==> flow/design.v <==
`default_nettype none
module as2650(
	input reset,
	output [12:0] adr,
	input [7:0] dbus_in,
	output [7:0] dbus_out,
	output oeb,
	output rw,
	output opreq,
	output wrp,
	output m_io,
	output d_c,
	input sense,
	output flag,
	input clk
);
	reg [7:0] r0;
	reg [7:0] r123[2:0];
	reg [7:0] r123_2[2:0];
	reg [14:0] pc;
	reg [7:0] psu;
	reg [7:0] psl;
	reg [7:0] ins_reg;
	reg [14:0] stack[7:0];
	reg [7:0] cycle;
	reg halted;
	reg [7:0] holding_reg;
	reg [7:0] addr_buff;
	reg [1:0] idx_ctrl;
	assign flag = psu[6];
	reg r_opreq;
	assign opreq = r_opreq;
	reg r_rw;
	assign rw = r_rw;
	reg [12:0] r_addr;
	assign adr = r_addr;
	reg r_m_io;
	assign m_io = r_m_io;
	reg r_d_c;
	assign d_c = r_d_c;
	reg r_wrp;
	assign wrp = r_wrp;
	reg [7:0] b_buf;
	assign oeb = r_rw ? 0 : 1;
	assign dbus_out = b_buf;
	wire [7:0] instr_reg = ins_reg[1:0] == 0 ? r0 : (psl[4] ? r123_2[ins_reg[1:0] - 1] : r123[ins_reg[1:0] - 1]);
	wire [7:0] instr_reg_p1 = instr_reg + 1;
	wire [7:0] instr_reg_m1 = instr_reg - 1;
	wire [14:0] branch_addr = pc + (dbus_in[6:0] >= 64 ? -(64 - (dbus_in[6:0] - 64)) : dbus_in[6:0]);
	wire carry = psl[0];
	wire overflow = psl[2];
	wire [7:0] rrr = psl[3] ? {carry, instr_reg[7:1]} : {instr_reg[0], instr_reg[7:1]};
	wire [7:0] rrl = psl[3] ? {instr_reg[6:0], carry} : {instr_reg[6:0], instr_reg[7]};
	wire [7:0] input1 = ins_reg[3:2] == 0 ? holding_reg : instr_reg;
	wire [7:0] input2 = ins_reg[3:2] == 0 ? instr_reg : holding_reg;
	wire [7:0] alu_next = alu_step(input1, input2);
	wire [16:0] mul_res = r0 * (psl[4] ? r123_2[0] : r123[0]);
	always @(posedge clk) begin
		if(reset) begin
			pc <= 0;
			r0 <= 0;
			r123[0] <= 0;
			r123[1] <= 0;
			r123[2] <= 0;
			r123_2[0] <= 0;
			r123_2[1] <= 0;
			r123_2[2] <= 0;
			psu <= 0;
			psl <= 0;
			cycle <= 0;
			r_opreq <= 0;
			r_rw <= 0;
			r_addr <= 0;
			r_m_io <= 1;
			r_d_c <= 0;
			r_wrp <= 0;
			halted <= 0;
			idx_ctrl <= 0;
			b_buf <= 0;
		end else if(!halted) begin
			psu[7] <= sense;
			cycle <= cycle + 1;
			if(cycle == 0) begin  
				idx_ctrl <= 0;
				r_m_io <= 1;
				r_opreq <= 1;
				r_rw <= 0;
				r_addr <= pc[12:0];
				pc <= pc + 1;
			end else if(cycle == 1) begin  
				ins_reg <= dbus_in;
				r_opreq <= 0;
			end else begin
				if(ins_reg[4]) begin
					if(ins_reg[3]) begin
						if(ins_reg == 'h9B || ins_reg == 'hBB) begin
							if(cycle == 2) begin  
								pc <= pc + 1;
								r_addr <= pc[12:0];
								r_opreq <= 1;
								r_rw <= 0;
							end else if(cycle == 3) begin  
								if(dbus_in[7]) begin  
									r_addr <= branch_addr[12:0];
									r_opreq <= 1;
									r_rw <= 0;
									cycle <= 8;
									ins_reg <= ins_reg == 'h9B ? 'h1B : 'h3B;
								end else begin  
									pc <= {1'b0, 1'b0, branch_addr[12:0]};
									r_opreq <= 0;
									cycle <= 0;
								end
							end
						end else if(ins_reg == 'h9F || ins_reg == 'hBF) begin
							if(cycle == 2) begin
								pc <= pc + 1;
								r_addr <= pc;
								r_opreq <= 1;
								r_rw <= 0;
							end else if(cycle == 3) begin
								addr_buff <= dbus_in;
								pc <= pc + 1;
								r_addr <= pc;
							end else if(cycle == 4) begin
								if(ins_reg == 'hBF) begin
									stack[psu[2:0]] <= pc;
									psu[2:0] <= psu[2:0] + 1;
								end
								if(addr_buff[7]) begin  
									r_addr <= {addr_buff[4:0], dbus_in};
								end else begin  
									r_opreq <= 0;
									pc <= {addr_buff[4:0], dbus_in} + (psl[4] ? r123_2[2] : r123[2]);
									cycle <= 0;
								end
							end else if(cycle == 5) begin
								addr_buff <= dbus_in;
								r_addr <= r_addr + 1;
							end else if(cycle == 6) begin
								pc <= {addr_buff[6:0], dbus_in};
								r_opreq <= 0;
								cycle <= 0;
							end
						end else begin
							if(cycle == 2) begin
								if(ins_reg[7:4] == 'h5 || ins_reg[7:4] == 'h7 || ins_reg[7:4] == 'hD || ins_reg[7:4] == 'hF) begin
									write_reg(ins_reg[7:4] == 'hD ? instr_reg_p1 : (ins_reg[7:4] == 'hF ? instr_reg_m1 : instr_reg), ins_reg[1:0]);
									if((ins_reg[7:4] == 'hD ? instr_reg_p1 : (ins_reg[7:4] == 'hF ? instr_reg_m1 : instr_reg)) == 0) begin  
										pc <= pc + (ins_reg[2] ? 2 : 1);
										cycle <= 0;
									end else begin
										pc <= pc + 1;
										r_addr <= pc;
										r_opreq <= 1;
										r_rw <= 0;
									end
								end else begin
									if(
										((ins_reg[7:4] == 'h1 || ins_reg[7:4] == 'h3)
										&&
										(ins_reg[1:0] != 'b11 && ins_reg[1:0] != psl[7:6]))
										||
										((ins_reg[7:4] == 'h9 || ins_reg[7:4] == 'hB)
										&&
										(ins_reg[1:0] == psl[7:6]))
										) begin  
										pc <= pc + (ins_reg[2] ? 2 : 1);
										cycle <= 0;
									end else begin
										pc <= pc + 1;
										r_addr <= pc;
										r_opreq <= 1;
										r_rw <= 0;
									end
								end
							end else if(cycle == 3) begin
								if(!ins_reg[2]) begin  
									if(dbus_in[7]) begin  
										r_addr <= branch_addr[12:0];
										cycle <= 8;
									end else begin  
										push_stack();
										pc <= branch_addr[12:0];
										r_opreq <= 0;
										cycle <= 0;
									end
								end else begin  
									addr_buff <= dbus_in;
									pc <= pc + 1;
									r_addr <= pc;
								end
							end else if(cycle == 4) begin  
								if(addr_buff[7]) begin  
									r_addr <= {addr_buff[4:0], dbus_in};
									cycle <= 8;
								end else begin  
									push_stack();
									pc <= {addr_buff[6:0], dbus_in};
									r_opreq <= 0;
									cycle <= 0;
								end
							end else if(cycle == 8) begin  
								addr_buff <= dbus_in;
								r_addr <= r_addr + 1;
							end else if(cycle == 9) begin  
								push_stack();
								pc <= {dbus_in[4:0], addr_buff};
								r_opreq <= 0;
								cycle <= 0;
							end
						end
					end else begin
						if((ins_reg[7:4] == 'h1 || ins_reg[7:4] == 'h3) && ins_reg[2]) begin
							if(cycle == 2) begin
								if(ins_reg[1:0] == 'b11 || ins_reg[1:0] == psl[7:6]) begin  
									pc <= stack[psu[2:0] - 3'd1];
									psu[2:0] <= psu[2:0] - 1;
									if(ins_reg[7:4] == 'h3) begin  
										psu[5] <= 0;
									end
									cycle <= 0;
								end else begin  
									cycle <= 0;
								end
							end
						end else if((ins_reg[7:4] == 'h3 || ins_reg[7:4] == 'h7) && !ins_reg[2]) begin
							if(cycle == 2) begin
								r_opreq <= 1;
								r_rw <= 0;
								r_m_io <= 0;
								r_d_c <= ins_reg[7:4] == 'h7 ? 1 : 0;
							end else if(cycle == 3) begin
								set_cc_for(dbus_in);
								write_reg(dbus_in, ins_reg[1:0]);
								r_opreq <= 0;
								r_m_io <= 1;
								cycle <= 0;
							end
						end else if((ins_reg[7:4] == 'hB || ins_reg[7:4] == 'hF) && !ins_reg[2]) begin
							if(cycle == 2) begin
								r_opreq <= 1;
								r_rw <= 1;
								b_buf <= instr_reg;
								r_m_io <= 0;
								r_d_c <= ins_reg[7:4] == 'hF ? 1 : 0;
							end else if(cycle == 3) begin
								r_wrp <= 1;
							end else if(cycle == 4) begin
								r_wrp <= 0;
								r_opreq <= 0;
								r_rw <= 0;
								r_m_io <= 1;
								cycle <= 0;
							end
						end else if(ins_reg[7:4] == 'h5 && !ins_reg[2]) begin
							if(cycle == 2) begin
								if(psl[3]) begin
									psl[0] <= instr_reg[0];
									psl[5] <= instr_reg[6];
								end
								set_cc_for(rrr);
								write_reg(rrr, ins_reg[1:0]);
								cycle <= 0;
							end
						end else if(ins_reg[7:4] == 'hD && !ins_reg[2]) begin
							if(cycle == 2) begin
								if(psl[3]) begin
									psl[0] <= instr_reg[7];
									psl[5] <= instr_reg[4];
								end
								set_cc_for(rrl);
								write_reg(rrl, ins_reg[1:0]);
								cycle <= 0;
							end
						end else if(ins_reg[7:4] >= 'h94 && ins_reg[7:4] <= 'h97) begin  
							if(cycle == 2) begin
								write_reg(instr_reg + (psl[0] ? 0 : 'hA0) + (psl[5] ? 0 : 'h0A), ins_reg[1:0]);
								cycle <= 0;
							end
						end else begin
							if(cycle == 2) begin
								if(ins_reg == 'h90) begin  
									if(psl[4]) begin
										r123_2[1] <= mul_res[7:0];
										r123_2[2] <= mul_res[15:8];
									end else begin
										r123[1] <= mul_res[7:0];
										r123[2] <= mul_res[15:8];
									end
									cycle <= 0;
								end else if(ins_reg == 'h91) begin  
									if(psl[4]) begin
										r0 <= r123_2[0];
										r123_2[0] <= r0;
									end else begin
										r0 <= r123[0];
										r123[0] <= r0;
									end
									cycle <= 0;
								end else if(ins_reg == 'h10) begin  
									r0 <= stack[psu[2:0] - 3'd1][7:0];
									if(psl[4]) begin
										r123_2[0] <= stack[psu[2:0] - 3'd1][14:8];
									end else begin
										r123[0] <= stack[psu[2:0] - 3'd1][14:8];
									end
									psu[2:0] <= psu[2:0] - 1;
									cycle <= 0;
								end else if(ins_reg == 'h11) begin  
									stack[psu[2:0] - 3'd1][7:0] <= r0;
									if(psl[4]) begin
										stack[psu[2:0]][14:8] <= r123_2[0];
									end else begin
										stack[psu[2:0]][14:8] <= r123[0];
									end
									psu[2:0] <= psu[2:0] + 1;
									cycle <= 0;
								end else if(ins_reg == 'h12) begin
									r0 <= psu;
									set_cc_for(r0);
									cycle <= 0;
								end else if(ins_reg == 'h13) begin
									r0 <= psl;
									set_cc_for(r0);
									cycle <= 0;
								end else if(ins_reg == 'h92) begin
									psu <= r0;
								end else if(ins_reg == 'h93) begin
									psl <= r0;
								end else begin
									r_rw <= 0;
									r_opreq <= 1;
									pc <= pc + 1;
									r_addr <= pc;
								end
							end else if(cycle == 3) begin
								if(ins_reg == 'h74) begin
									psu <= psu & ~dbus_in;
								end else if(ins_reg == 'h75) begin
									psl <= psl & ~dbus_in;
								end else if(ins_reg == 'h76) begin
									psu <= psu | dbus_in;
								end else if(ins_reg == 'h77) begin
									psl <= psl | dbus_in;
								end else if(ins_reg == 'hB4 || ins_reg == 'hB6) begin
									psl[7:6] <= (psu & dbus_in) == dbus_in ? 0 : 2;
								end else if(ins_reg == 'hB5 || ins_reg == 'hB7) begin
									psl[7:6] <= (psl & dbus_in) == dbus_in ? 0 : 2;
								end else if(ins_reg >= 'hF4 && ins_reg <= 'hF7) begin  
									psl[7:6] <= (instr_reg & dbus_in) == dbus_in ? 0 : 2;
								end
								r_opreq <= 0;
								cycle <= 0;
							end
						end
					end
				end else begin
					if(cycle == 2) begin
						if(ins_reg == 'h40) begin  
							halted <= 1;
							cycle <= 0;
						end else if(ins_reg == 'hC0) begin  
							cycle <= 0;
						end else begin
							if(ins_reg[3:2] == 0) begin  
								if(ins_reg[7:4] == 0) begin  
									r0 <= instr_reg;
									set_cc_for(instr_reg);
									cycle <= 0;
								end else if(ins_reg[7:4] == 'hC && ins_reg[3:2] == 0) begin  
									write_reg(r0, ins_reg[1:0]);
									set_cc_for(r0);
									cycle <= 0;
								end else begin  
									holding_reg <= r0;
									cycle <= 4;
								end
							end else begin
								r_opreq <= 1;
								r_rw <= 0;
								r_addr <= pc[12:0];
								pc <= pc + 1;
								if(ins_reg[3:2] == 1) begin
									cycle <= 3;
								end else if(ins_reg[3:2] == 2) begin
									cycle <= 'b10_000000;
								end else if(ins_reg[3:2] == 3) begin
									cycle <= 'b11_000000;
								end
							end
						end
					end else if(cycle == 3) begin
						r_opreq <= 0;
						holding_reg <= dbus_in;
					end else if(cycle == 4) begin
						if(ins_reg[7:5] == 7) begin
							if(psl[1]) begin
								psl[7:6] <= input1 > input2 ? 'b01 : (input1 < input2 ? 'b10 : 'b00);
							end else begin
								psl[7:6] <= input1[7] == input2[7] ? (input1 > input2 ? 'b01 : (input1 < input2 ? 'b10 : 'b00)) : (input1[7] ? 'b10 : 'b01);
							end
						end else begin
							set_cc_for(alu_next);
							write_reg(alu_next, idx_ctrl != 0 || ins_reg[3:2] == 0 ? 0 : ins_reg[1:0]);
							if(ins_reg[7:5] == 4 || ins_reg[7:5] == 5) begin
								psl[5] <= alu_next[4];
								psl[2] <= input1[7] == input2[7] && alu_next[7] != input1[7];
								psl[0] <= alu_next < input1;
							end
						end
						r_opreq <= 0;
						cycle <= 0;
					end
					else if(cycle == 8) begin
						if(ins_reg >= 'hC4 && ins_reg <= 'hC7) begin
							cycle <= 0;
						end else begin
							r_wrp <= 1;
						end
					end else if(cycle == 9) begin
						r_rw <= 0;
						r_wrp <= 0;
						r_opreq <= 0;
						cycle <= 0;
					end
					else if(cycle == 'b10_000000) begin
						cycle <= dbus_in[7] ? 'b01_000000 : (ins_reg[7:5] == 6 ? 8 : 3);  
						r_addr <= pc[12:0] + 1 + (dbus_in[6:0] >= 64 ? -(64 - (dbus_in[6:0] - 64)) : dbus_in[6:0]);  
						if(!dbus_in[7]) begin
							setup_read();
						end
					end
					else if(cycle == 'b11_000000) begin
						addr_buff <= dbus_in;  
						r_addr <= r_addr + 1;  
						pc <= pc + 1;
					end else if(cycle == 'b11_000001) begin
						cycle <= addr_buff[7] ? 'b01_000000 : (ins_reg[7:5] == 6 ? 8 : 3);  
						idx_ctrl <= addr_buff[6:5];
						if(!addr_buff[7]) begin
							if(addr_buff[6:5] == 0) begin
								r_addr <= {addr_buff[4:0], dbus_in};
							end else begin
								r_addr <= {addr_buff[4:0], dbus_in} + (addr_buff[6:5] == 1 ? instr_reg_p1 : (addr_buff[6:5] == 2 ? instr_reg_m1 : instr_reg));
								write_reg(addr_buff[6:5] == 1 ? instr_reg_p1 : (addr_buff[6:5] == 2 ? instr_reg_m1 : instr_reg), ins_reg[1:0]);
							end
							setup_read();
						end else begin
							r_addr <= {addr_buff[4:0], dbus_in};
						end
					end
					else if(cycle == 'b01_000000) begin
						addr_buff <= dbus_in;  
						r_addr <= r_addr + 1;  
					end else if(cycle == 'b01_000001) begin
						if(idx_ctrl == 0) begin
							r_addr <= {addr_buff[4:0], dbus_in};
						end else begin
							r_addr <= {addr_buff[4:0], dbus_in} + (idx_ctrl[1:0] == 1 ? instr_reg_p1 : (idx_ctrl[1:0] == 2 ? instr_reg_m1 : instr_reg));
							write_reg(idx_ctrl[1:0] == 1 ? instr_reg_p1 : (idx_ctrl[1:0] == 2 ? instr_reg_m1 : instr_reg), ins_reg[1:0]);
						end
						cycle <= ins_reg[7:5] == 6 ? 8 : 3;  
						setup_read();
					end
				end
			end
		end
	end
	task write_reg(input [7:0] data, input [1:0] r_addr);
		begin
			if(r_addr == 0) begin
				r0 <= data;
			end else begin
				if(psl[4]) begin
					r123_2[r_addr - 1] <= data;
				end else begin
					r123[r_addr - 1] <= data;
				end
			end
		end
	endtask
	task push_stack();
		begin
			if(ins_reg[7:4] == 'h3 || ins_reg[7:4] == 'h7 || ins_reg[7:4] == 'hB) begin
				stack[psu[2:0]] <= pc;
				psu[2:0] <= psu[2:0] + 1;
			end
		end
	endtask
	task set_cc_for(input [7:0] val);
		begin
			psl[7:6] <= val > 127 ? 'b10 : (val != 0 ? 'b01 : 'b00);
		end
	endtask
	task setup_read();
		begin
			if(ins_reg[7:4] == 'hC) begin
				r_rw <= 1;
				b_buf <= addr_buff[6:5] != 0 ? r0 : instr_reg;  
				cycle <= 8;
			end
		end
	endtask
	function [7:0] alu_step(input [7:0] input1, input [7:0] input2);
		begin
			if(ins_reg[7:5] == 1) begin
				alu_step = input1 ^ input2;
			end else if(ins_reg[7:5] == 2) begin
				alu_step = input1 & input2;
			end else if(ins_reg[7:5] == 3) begin
				alu_step = input1 | input2;
			end else if(ins_reg[7:5] == 4) begin
				alu_step = input1 + input2 + (psl[3] && psl[0]);
			end else if(ins_reg[7:5] == 5) begin
				alu_step = input1 + ~input2 + (!psl[3] || psl[0]);
			end else begin
				alu_step = input2;
			end
		end
	endfunction
endmodule
### Tool chain data of as2650

Tool output for the design above, in the order of the flow.
Line numbers count from 1 in the design file above.
Operators carry their Yosys type and port widths (W data, S select, Z words).
Library cell names are shortened.
The mark -- stands for no value.

* top module: as2650
* clock port: clk
* cell library: sky130hd
* library corner: tt_025C_1v80

### Word level

Yosys after proc, flatten, opt, wreduce and memory -nomap, before mapping. Memory bits, and registers merged into a memory's read port (data or address), are not among the register bits. Print and check cells are not counted.
Memory sizes are those after Yosys's memory passes, which may raise the word count (mostly to a power of two), join words into wider ones and drop unused or constant bits.

* magnitude comparators: 16
* mux-type cells: 1688
* bitwise operators: 45
* equal/unequal tests: 330
* add/subtract/negate cells: 26
* $mul: 1
* reductions and logical operators: 101

Operators with widths (count)
* $mux W8: 585
* $mux W15: 158
* $mux W1: 709
* $mux W13: 54
* $mux W2: 115
* $mux W3: 57
* $ne A5 B5 Y1 const B: 31
* $ne A8 B8 Y1 const B: 19
* $ne A4 B4 Y1 const B: 35
* $eq A8 B8 Y1 const B: 16
* $mul A8 B8 Y16: 1
* $ne A6 B6 Y1 const B: 17
* $ne A2 B2 Y1 const B: 49
* $ne A7 B7 Y1 const B: 13
* $ne A3 B3 Y1 const B: 30
* $reduce_or A32 Y1: 2
* $mux W32: 2
* $reduce_and A29 Y1: 2
* $ne A3 B2 Y1 const B: 19
* $eq A8 B7 Y1 const B: 7
* $reduce_bool A8 Y1: 7
* $reduce_and A27 Y1: 2
* $gt A8 B7 Y1 const B: 6
* $and A8 B8 Y8: 6
* $reduce_and A23 Y1: 2
* $reduce_and A38 Y1: 1
* $reduce_and A33 Y1: 1
* $logic_not A32 Y1: 1

Not listed: further kinds 97, cells in them 260.

* register bits: 100
* input bits: 11
* elaborated cells: 2238
* output and inout bits: 28
* RAM bits: 184
* memories kept: 3

Memory list
* stack: depth 8, bits a word 15, line 24 `reg [14:0] stack[7:0];`
* r123: depth 4, bits a word 8, line 18 `reg [7:0] r123[2:0];`
* r123_2: depth 4, bits a word 8, line 19 `reg [7:0] r123_2[2:0];`

### Longest topological paths

Longest topological path by Yosys (ltp), each cell counted once; first at word level (registers and memories cut), then after technology mapping (sequential cells cut; the memories' decode and read muxes count).

* depth in word-level cells: 25
* ABC_AREA: 0
* depth in mapped cells: 26
* depth with buffers taken out: 22

### Netlist

The flow's flattened synthesis, as Yosys stat reports it; memories are mapped. The netlist is that of the ABC_AREA named above (0 if unset); the other value can give another one.

* buffer cells: 311
* flip-flops: 284
* sequential part of the area: 7767.4 um^2
* synthesis area: 29045.4 um^2
* mapped cells: 3609

Cell types
* edfxtp_1: count 208, area in all 6245.99 um^2
* dfxtp_1: count 76, area in all 1.52E+03 um^2
* ha_1: count 120, area in all 1501.44 um^2
* nand2_1: count 390, area in all 1.46E+03 um^2
* a21oi_1: count 267, area in all 1.34E+03 um^2
* nor2_1: count 337, area in all 1.26E+03 um^2
* o21ai_0: count 225, area in all 1126.08 um^2
* clkbuf_1: count 267, area in all 1E+03 um^2
* mux2i_1: count 97, area in all 970.931 um^2
* mux2_2: count 79, area in all 889.603 um^2
* fa_1: count 44, area in all 880.845 um^2
* mux4_2: count 37, area in all 833.299 um^2
* xnor2_1: count 88, area in all 770.739 um^2
* inv_1: count 171, area in all 641.866 um^2
* o22ai_1: count 83, area in all 519.248 um^2
* nand3_1: count 95, area in all 475.456 um^2
* a211oi_1: count 61, area in all 457.939 um^2
* o211ai_1: count 54, area in all 405.389 um^2

Other cell types: 82; their cells: 910.

### Path before layout

OpenSTA on the mapped netlist: ideal clock, no wires. The path of least setup slack (recovery checks aside). Input and output delay are each 20% of the period. Register names are those of the netlist, which keeps one name where synthesis merged equal registers.

* path type: reg-to-reg
* start point: reg ins_reg[0]
* end point: reg (no name shown)
* driving pins on the path: 24
* slack: 1.741 ns
* time at the first pin: 0.000 ns
* path buffers: 7
* path delay: 6.258 ns
* setup time: 0.095 ns
* arrival time: 6.163 ns
* data required time: 7.905 ns
* clock period: 8.0 ns
* synthesis period reached: 6.259 ns

"path delay" = arrival - input delay + setup time.
"driving pins on the path" counts driving pins, that of a launching flip-flop among them; a cell with two outputs on the path counts twice.
"synthesis period reached" = period - worst setup slack (recovery checks aside). The figure is calculated, with input and output delays left at 20% of the set period.

* path through: edfxtp_1 -> buf_6 -> clkbuf_1 -> inv_1 -> ha_1 -> buf_2 -> buf_4 -> buf_1 -> mux4_2 -> a221oi_2 -> clkbuf_1 -> ha_1 -> clkbuf_1 -> or3_1 -> o32a_1 -> o21ai_0 -> mux2i_1 -> a2bb2oi_1 -> inv_1 -> ha_1 -> nand4_1 -> o21ai_0 -> or4_1 -> a221oi_1

Ends and longest elaborated chain, after synthesis
* start, declared: line 23 `reg [7:0] ins_reg;`
* start, assigned: line 91 `ins_reg <= dbus_in;`
* start, assigned: line 108 `ins_reg <= ins_reg == 'h9B ? 'h1B : 'h3B;`

No chain of elaborated cells between the ends is given.

### Path in the finished layout

Path of least setup slack in the final report of stored run 2 (OpenROAD, finished layout, wires in). Where an end is a register, its clock arrival counts in the times.

* path type: reg-to-reg
* start point: reg ins_reg[1]
* end point: reg (no name shown)
* path buffers: 2
* slack: 1.22 ns
* clock period: 8.0 ns
* arrival time: 7.35 ns
* time at the first pin: 0.67 ns
* setup time: 0.09 ns
* data required time: 8.57 ns
* driving pins on the path: 23

* path through: edfxtp_1 -> inv_1 -> ha_1 -> buf_4 -> mux2i_1 -> o21ai_1 -> nor3_2 -> buf_4 -> inv_1 -> fa_1 -> a21o_1 -> a21oi_1 -> o21bai_1 -> a21oi_1 -> xnor2_1 -> a22o_1 -> a221oi_1 -> inv_1 -> ha_1 -> a21oi_1 -> o21ai_0 -> or4_1 -> a221oi_1

Ends and longest elaborated chain, after layout
* start, declared: line 23 `reg [7:0] ins_reg;`
* start, assigned: line 91 `ins_reg <= dbus_in;`
* start, assigned: line 108 `ins_reg <= ins_reg == 'h9B ? 'h1B : 'h3B;`

No chain of elaborated cells between the ends is given.

Module as2650, platform sky130hd: 3 stored runs of the flow (Yosys, OpenROAD) with differing settings, in no particular order. Input and output delays are each 20% of the period that was set; the output load is 0.01 pF.
"worst path time" = time allowed to the worst setup path (clock period - input delay - output delay, where it has them) - its slack; a late launch clock adds to it, a late capture clock takes from it.
"total power after layout" is the tool's figure for a default switching activity; nothing was simulated.

### Stored run 1

==> flow/run.sh <==
#!/bin/bash
# the make line also repeats the synthesis and layout settings of config.mk as NAME=value (left out here)
make -C /OpenROAD-flow-scripts/flow DESIGN_CONFIG=/design/flow/config.mk WORK_HOME=/design/flow/orfs CLKGATE_MAP_FILE= finish
==> flow/config.mk <==
export PLATFORM = sky130hd
export DESIGN_NAME = as2650
export DESIGN_NICKNAME = as2650
export VERILOG_FILES = /design/flow/design.v
export SDC_FILE = /design/flow/constraint.sdc
export NUM_CORES = 4
export LEC_CHECK = 0
export ABC_AREA = 1
export CAP_MARGIN = 20
export CELL_PAD_IN_SITES_DETAIL_PLACEMENT = 1
export CELL_PAD_IN_SITES_GLOBAL_PLACEMENT = 2
export CORE_ASPECT_RATIO = 1.72
export CORE_MARGIN = 2
export CORE_UTILIZATION = 55
export CTS_CLUSTER_DIAMETER = 330
export CTS_CLUSTER_SIZE = 58
export HOLD_SLACK_MARGIN = 0.17
export MAX_ROUTING_LAYER = met4
export MIN_ROUTING_LAYER = met1
export PLACE_DENSITY = 0.94
export SLEW_MARGIN = 20
export TNS_END_PERCENT = 20
==> flow/constraint.sdc <==
create_clock -name core_clock -period 4.95 [get_ports {clk}]
set_input_delay 0.9900 -clock core_clock [delete_from_list [all_inputs] [get_ports {clk}]]
set_output_delay 0.9900 -clock core_clock [all_outputs]
set_load 0.01 [all_outputs]

Outcome of stored run 1: incomplete, placement halted on GPL-0301

### Stored run 2

==> flow/run.sh <==
#!/bin/bash
# the make line also repeats the synthesis and layout settings of config.mk as NAME=value (left out here)
make -C /OpenROAD-flow-scripts/flow DESIGN_CONFIG=/design/flow/config.mk WORK_HOME=/design/flow/orfs CLKGATE_MAP_FILE= finish
==> flow/config.mk <==
export PLATFORM = sky130hd
export DESIGN_NAME = as2650
export DESIGN_NICKNAME = as2650
export VERILOG_FILES = /design/flow/design.v
export SDC_FILE = /design/flow/constraint.sdc
export NUM_CORES = 4
export LEC_CHECK = 0
export ABC_AREA = 0
export CAP_MARGIN = 30
export CELL_PAD_IN_SITES_GLOBAL_PLACEMENT = 2
export CORE_MARGIN = 9
export CORE_UTILIZATION = 50
export CTS_CLUSTER_DIAMETER = 63
export CTS_CLUSTER_SIZE = 24
export GPL_TIMING_DRIVEN = 1
export HOLD_SLACK_MARGIN = 0.24
export MIN_ROUTING_LAYER = met1
export SLEW_MARGIN = 30
==> flow/constraint.sdc <==
create_clock -name core_clock -period 8.0 [get_ports {clk}]
set_input_delay 1.6000 -clock core_clock [delete_from_list [all_inputs] [get_ports {clk}]]
set_output_delay 1.6000 -clock core_clock [all_outputs]
set_load 0.01 [all_outputs]

Results of stored run 2:
- Setup slack of the worst path: 1.216 ns
- Standard-cell area of the final layout: 31634.1 um^2
- Full die area: 67091.4 um^2
- Total power after layout: 8.841 mW
- Chip area after synthesis (Yosys): 29045.4 um^2
- Worst path time: 6.78 ns
- Type of the worst setup path: reg-to-reg
- Sum of negative setup slack: 0.000 ns

### Stored run 3

==> flow/run.sh <==
#!/bin/bash
# the make line also repeats the synthesis and layout settings of config.mk as NAME=value (left out here)
make -C /OpenROAD-flow-scripts/flow DESIGN_CONFIG=/design/flow/config.mk WORK_HOME=/design/flow/orfs CLKGATE_MAP_FILE= finish
==> flow/config.mk <==
export PLATFORM = sky130hd
export DESIGN_NAME = as2650
export DESIGN_NICKNAME = as2650
export VERILOG_FILES = /design/flow/design.v
export SDC_FILE = /design/flow/constraint.sdc
export NUM_CORES = 4
export LEC_CHECK = 0
export CAP_MARGIN = 35
export CELL_PAD_IN_SITES_DETAIL_PLACEMENT = 1
export CORE_ASPECT_RATIO = 0.83
export CORE_MARGIN = 2
export CORE_UTILIZATION = 71
export MAX_ROUTING_LAYER = met4
export MIN_ROUTING_LAYER = met1
export SLEW_MARGIN = 20
export TNS_END_PERCENT = 55
==> flow/constraint.sdc <==
create_clock -name core_clock -period 6.56 [get_ports {clk}]
set_input_delay 1.3120 -clock core_clock [delete_from_list [all_inputs] [get_ports {clk}]]
set_output_delay 1.3120 -clock core_clock [all_outputs]
set_load 0.01 [all_outputs]

Outcome of stored run 3: incomplete, placement halted on DPL-0033
